==> flow/design.v <==
`timescale 1ns/10ps
module MBF(CLK, RESET, IN_VALID, IN_DATA, X_DATA, Y_DATA, OUT_VALID);
input   CLK;
input   RESET;
input   IN_VALID;
input       [12:0]  IN_DATA;
output  reg [12:0]  X_DATA;
output  reg [12:0]  Y_DATA;
output  reg         OUT_VALID;
reg [5:0] data_cnt;
reg [12:0] s[0:10];
reg [12:0] in_data;
reg [33:0] y_h[0:11];
reg [33:0] y_l[0:11];
wire [17:0] H0, H1, H2, H3, H4, H5, H6, H7, H8, H9, H10, H11;
wire [17:0] L0, L1, L2, L3, L4, L5, L6, L7, L8, L9, L10, L11;
assign H0 = 18'd110592;
assign H1 = 18'd77824;
assign H2 = 18'd20480;
assign H3 = 18'd36864;
assign H4 = 18'd86016;
assign H5 = 18'd69632;
assign H6 = 18'd65536;
assign H7 = 18'd77824;
assign H8 = 18'd45056;
assign H9 = 18'd49152;
assign H10 = 18'd65536;
assign H11 = 18'd126976;
assign L0 = 18'd57344;
assign L1 = 18'd16384;
assign L2 = 18'd12288;
assign L3 = 18'd4096;
assign L4 = 18'd65536;
assign L5 = 18'd57344;
assign L6 = 18'd114688;
assign L7 = 18'd65536;
assign L8 = 18'd126976;
assign L9 = 18'd114688;
assign L10 = 18'd126976;
assign L11 = 18'd69632;
always@(posedge RESET or posedge CLK)
begin
    if (RESET) begin
        in_data <= 13'b0;
        s[0] <= 13'b0;
		s[1] <= 13'b0;
		s[2] <= 13'b0;
		s[3] <= 13'b0;
		s[4] <= 13'b0;
		s[5] <= 13'b0;	
		s[6] <= 13'b0;
		s[7] <= 13'b0;
		s[8] <= 13'b0;
		s[9] <= 13'b0;
		s[10] <= 13'b0;
 		y_h[0] <= 34'b0;
		y_h[1] <= 34'b0;
		y_h[2] <= 34'b0;
		y_h[3] <= 34'b0;
		y_h[4] <= 34'b0;
		y_h[5] <= 34'b0;	
		y_h[6] <= 34'b0;
		y_h[7] <= 34'b0;
		y_h[8] <= 34'b0;
		y_h[9] <= 34'b0;
		y_h[10] <= 34'b0;
		y_h[11] <= 34'b0;
		y_l[0] <= 34'b0;
		y_l[1] <= 34'b0;
		y_l[2] <= 34'b0;
		y_l[3] <= 34'b0;
		y_l[4] <= 34'b0;
		y_l[5] <= 34'b0;	
		y_l[6] <= 34'b0;
		y_l[7] <= 34'b0;
		y_l[8] <= 34'b0;
		y_l[9] <= 34'b0;
		y_l[10] <= 34'b0;
		y_l[11] <= 34'b0;
    end else begin
        in_data <= (IN_VALID) ? IN_DATA : 13'b0;
		s[0] <= in_data;
		s[1] <= s[0];
		s[2] <= s[1];
		s[3] <= s[2];
		s[4] <= s[3];
		s[5] <= s[4];
		s[6] <= s[5];
		s[7] <= s[6];
		s[8] <= s[7];
		s[9] <= s[8];
		s[10] <= s[9];
		y_h[0] <= H0 * in_data;
		y_h[1] <= H1 * s[0];
        y_h[2] <= H2 * s[1];
        y_h[3] <= H3 * s[2];
        y_h[4] <= H4 * s[3];
        y_h[5] <= H5 * s[4];
        y_h[6] <= H6 * s[5];
        y_h[7] <= H7 * s[6];
        y_h[8] <= H8 * s[7];
        y_h[9] <= H9 * s[8];
        y_h[10] <= H10 * s[9];
        y_h[11] <= H11 * s[10];
		y_l[0] <= L0 * in_data;
		y_l[1] <= L1 * s[0];
        y_l[2] <= L2 * s[1];
        y_l[3] <= L3 * s[2];
        y_l[4] <= L4 * s[3];
        y_l[5] <= L5 * s[4];
        y_l[6] <= L6 * s[5];
        y_l[7] <= L7 * s[6];
        y_l[8] <= L8 * s[7];
        y_l[9] <= L9 * s[8];
        y_l[10] <= L10 * s[9];
        y_l[11] <= L11 * s[10];
    end
end
reg [12:0] fk_x;
reg [12:0] fk_y;
always @ (posedge RESET or posedge CLK)
begin
	if (RESET) begin
		X_DATA <= 13'b0;
		Y_DATA <= 13'b0;
		fk_x <= 13'b0;
		fk_y <= 13'b0;
		OUT_VALID <= 1'b0;
	end else begin
		fk_y <= (((y_h[0] + y_h[1] + y_h[2] + y_h[3] + y_h[4] + y_h[5] + y_h[6] + y_h[7] + y_h[8] + y_h[9] + y_h[10] + y_h[11]) >> 20) & 14'd1) ? 
				(((y_h[0] + y_h[1] + y_h[2] + y_h[3] + y_h[4] + y_h[5] + y_h[6] + y_h[7] + y_h[8] + y_h[9] + y_h[10] + y_h[11]) >> 20) + 1'b1) >> 1 :
				((y_h[0] + y_h[1] + y_h[2] + y_h[3] + y_h[4] + y_h[5] + y_h[6] + y_h[7] + y_h[8] + y_h[9] + y_h[10] + y_h[11]) >> 21);
		fk_x <= (((y_l[0] + y_l[1] + y_l[2] + y_l[3] + y_l[4] + y_l[5] + y_l[6] + y_l[7] + y_l[8] + y_l[9] + y_l[10] + y_l[11]) >> 20) & 14'd1) ? 
				(((y_l[0] + y_l[1] + y_l[2] + y_l[3] + y_l[4] + y_l[5] + y_l[6] + y_l[7] + y_l[8] + y_l[9] + y_l[10] + y_l[11]) >> 20) + 1'b1) >> 1 :
				((y_l[0] + y_l[1] + y_l[2] + y_l[3] + y_l[4] + y_l[5] + y_l[6] + y_l[7] + y_l[8] + y_l[9] + y_l[10] + y_l[11]) >> 21);
		X_DATA <= fk_x;
		Y_DATA <= fk_y;
		OUT_VALID <= (fk_x) ? 1'b1 : 1'b0;
	end
end
endmodule
# Tool chain data of MBF
# Tool output for the design above, in the order of the flow.
# Lines are those of the file above, counted from 1.
# Not given: -
# design
top	MBF
clock	CLK
cell_library	sky130hd
corner	tt_025C_1v80

# Word level
# Yosys after proc, flatten, opt, wreduce and memory -nomap, before mapping. Enables and synchronous resets that opt folds into registers are not counted as muxes. Print and check cells are not counted.
# classes
addsub	24
mul	18
mux	4
n_reduce_logical	1
# ops
op	n
multiplier 5 x 13 -> 18 bit (first input constant)	9
adder 34 bit	16
multiplier 3 x 13 -> 16 bit (first input constant)	5
adder 34 x 29 -> 34 bit	4
multiplier 4 x 13 -> 17 bit (first input constant)	2
multiplier 2 x 13 -> 15 bit (first input constant)	2
2-to-1 mux 13 bit	3
adder 34 x 25 -> 34 bit	1
adder 34 x 27 -> 34 bit	1
adder 14 x 1 -> 14 bit (second input constant)	2
nonzero test 13 bit	1
2-to-1 mux 1 bit	1
# word_totals
output_inout_bits	27
register_bits	675
wordCells	88
in_bits	16

# Depth
# Depth = most cells in a row (Yosys ltp): at word level without a register or memory, in the mapped netlist without a sequential cell, where the memories' decode and read muxes count.
# depth
ltp_word	13
ABC_AREA	0
ltp_mapped	23
ltp_nobuf	23

# Mapped cells and area
# Yosys stat after the flow's synthesis: flattened, memories mapped to cells. It holds for the ABC_AREA given above (unset counts as 0); a run with the other value may have another netlist.
# Totals and module areas in this step are rounded.
# types
type	n	area_total_um2
sky130_fd_sc_hd__dfrtp_1	488	1.22E+04
sky130_fd_sc_hd__fa_1	515	1.03E+04
sky130_fd_sc_hd__ha_1	464	5.81E+03
sky130_fd_sc_hd__inv_1	794	2.98E+03
sky130_fd_sc_hd__xnor2_1	188	1.65E+03
sky130_fd_sc_hd__a21oi_1	134	670.643
sky130_fd_sc_hd__xor2_1	56	490.47
sky130_fd_sc_hd__o21ai_0	91	455.437
sky130_fd_sc_hd__nor2_1	119	446.678
sky130_fd_sc_hd__o21bai_1	48	360.346
sky130_fd_sc_hd__a21o_1	44	330.317
sky130_fd_sc_hd__nand2_1	73	274.013
sky130_fd_sc_hd__nor2b_1	32	200.192
sky130_fd_sc_hd__nor3_1	31	155.149
sky130_fd_sc_hd__nand2b_1	20	125.12
sky130_fd_sc_hd__o21a_1	16	120.115
sky130_fd_sc_hd__a21boi_0	15	112.608
sky130_fd_sc_hd__and2_1	18	112.608
# Not listed: further types 57, cells in them 135.
# synth_totals
seqArea_um2	12000
buffers	5
stdcells	3281
ffs	488
area_um2	38000

# Timing after synthesis
# Source: OpenSTA report_checks on the synthesized netlist (no wires, ideal clock, input and output delay 20% of the period each), path of least setup slack; recovery checks are left aside. Register names are those of the netlist, which keeps one name where synthesis merged equal registers.
# synth_path
path_kind	reg-to-reg
startpoint	register (no name shown)
endpoint	register fk_y[11]
launch_ps	0
t_required_ps	6877
tclk_ps	7000
setup_slack_ps	1090
n_path_buf	0
arrival_ps	5787
stages	22
setup_ps	123
delay_ps	5910
synth_period_reached_ps	5910
# "delay_ps" is the arrival time less input delay plus setup time.
# "stages" counts driving pins, that of a launching flip-flop among them; a cell with two outputs on the path counts twice.
# "synth_period_reached_ps" is the clock period less the worst setup slack; recovery checks do not enter. This is arithmetic on one report: input and output delays are still those of the set period (20% each).
# synth_via
path_cell_list	sky130_fd_sc_hd__dfrtp_1 sky130_fd_sc_hd__fa_1 sky130_fd_sc_hd__inv_1 sky130_fd_sc_hd__fa_1 sky130_fd_sc_hd__inv_1 sky130_fd_sc_hd__fa_1 sky130_fd_sc_hd__fa_1 sky130_fd_sc_hd__fa_1 sky130_fd_sc_hd__ha_1 sky130_fd_sc_hd__a2111o_1 sky130_fd_sc_hd__a21oi_4 sky130_fd_sc_hd__nor2_4 sky130_fd_sc_hd__a21oi_1 sky130_fd_sc_hd__xnor2_1 sky130_fd_sc_hd__ha_1 sky130_fd_sc_hd__nand3_1 sky130_fd_sc_hd__nand4b_1 sky130_fd_sc_hd__nor4_2 sky130_fd_sc_hd__nand3b_1 sky130_fd_sc_hd__nor4b_2 sky130_fd_sc_hd__a211oi_2 sky130_fd_sc_hd__xnor2_1
# synth_lines
element	line	rtl
to (assign)	127	fk_y <= 13'b0;
to (assign)	130	fk_y <= (((y_h[0] + y_h[1] + y_h[2] + y_h[3] + y_h[4] + y_h[5] + y_h[6] + y_h[7] + y_h[8] + y_h[9] + y_h[10] + ...
to (decl)	120	reg [12:0] fk_y;
# Chain of elaborated cells between the ends: none given.

# Worst path after layout
# Path of least setup slack in the final report of job 1 (OpenROAD, finished layout, wires in). Where an end is a register, its clock arrival counts in the times.
# The report prints the path's times to 10 ps; the period is as set.
# layout_path
path_kind	reg-to-reg
startpoint	register (no name shown)
endpoint	register fk_y[11]
setup_slack_ps	1360
setup_ps	110
launch_ps	620
stages	23
arrival_ps	6660
tclk_ps	7530
t_required_ps	8020
n_path_buf	3
# layout_via
path_cell_list	sky130_fd_sc_hd__dfrtp_2 sky130_fd_sc_hd__fa_1 sky130_fd_sc_hd__inv_1 sky130_fd_sc_hd__fa_1 sky130_fd_sc_hd__inv_1 sky130_fd_sc_hd__fa_2 sky130_fd_sc_hd__fa_1 sky130_fd_sc_hd__fa_1 sky130_fd_sc_hd__ha_2 sky130_fd_sc_hd__and3_4 sky130_fd_sc_hd__a21oi_4 sky130_fd_sc_hd__buf_4 sky130_fd_sc_hd__buf_4 sky130_fd_sc_hd__nor4_4 sky130_fd_sc_hd__buf_4 sky130_fd_sc_hd__nor3_1 sky130_fd_sc_hd__a21oi_1 sky130_fd_sc_hd__and2_1 sky130_fd_sc_hd__o311a_4 sky130_fd_sc_hd__nand3b_1 sky130_fd_sc_hd__nor4b_2 sky130_fd_sc_hd__a211oi_2 sky130_fd_sc_hd__xnor2_1
# layout_lines
element	line	rtl
to (assign)	127	fk_y <= 13'b0;
to (assign)	130	fk_y <= (((y_h[0] + y_h[1] + y_h[2] + y_h[3] + y_h[4] + y_h[5] + y_h[6] + y_h[7] + y_h[8] + y_h[9] + y_h[10] + ...
to (decl)	120	reg [12:0] fk_y;
# Chain of elaborated cells between the ends: none given.

# Measured data: module MBF, platform sky130hd, 5 stored runs of the flow under differing settings, order arbitrary. Input and output delays are each 20% of the period that was set; the output load is 0.01 pF.
# "worst_path_allowed_less_slack_ps" means the part of the period allowed to the worst setup path (the constraints hold back 20% at inputs and 20% at outputs) less its slack; where the path has registers, the arrival times of their clocks count too.
# "worst_path_allowed_less_slack_ps" is given in steps of 10 ps.
# The results are shown rounded.
# A setting shown as -- is not set for that run.
# Among the results, -- means that no value is shown for the run.
run name	CELL_PAD_IN_SITES_DETAIL_PLACEMENT	CORE_ASPECT_RATIO	CORE_MARGIN	CORE_UTILIZATION	SETUP_SLACK_MARGIN	period_ns	CAP_MARGIN	SLEW_MARGIN	CTS_CLUSTER_DIAMETER	CTS_CLUSTER_SIZE	GPL_ROUTABILITY_DRIVEN	MAX_ROUTING_LAYER	MIN_ROUTING_LAYER	PLACE_DENSITY_LB_ADDON	TNS_END_PERCENT	ABC_AREA	CELL_PAD_IN_SITES_GLOBAL_PLACEMENT	HOLD_SLACK_MARGIN	final_util_frac	layout_stdcell_area_um2	worst_path_allowed_less_slack_ps	worst_path_kind	design.die.area_um2	worstSetupSlack_ps	synthArea_um2
job 1	1	1.85	4	47	1.56	7.53	20	20	--	--	--	--	--	--	--	--	--	--	0.54	43000	6170	reg-to-reg	86000	1400	38000
job 2	--	--	2	40	0.64	6.72	20	20	--	--	--	--	--	--	--	--	--	--	0.46	43000	6080	reg-to-reg	97000	640	38000
job 3	--	--	2	40	--	7.0	20	20	--	--	--	--	--	--	--	--	--	--	0.45	42000	6620	reg-to-reg	97000	380	38000
job 4	--	--	7	46	--	7.0	20	20	210	82	0	met4	met1	0.02	85	--	--	--	0.5	41000	6610	reg-to-reg	91000	390	38000
job 5	2	1.85	4	54	1.68	7.53	20	20	--	--	1	met4	met2	--	--	1	1	0.11	--	--	--	--	--	--	--
# Job 5: stopped before the end: clock tree synthesis reported DPL-0033
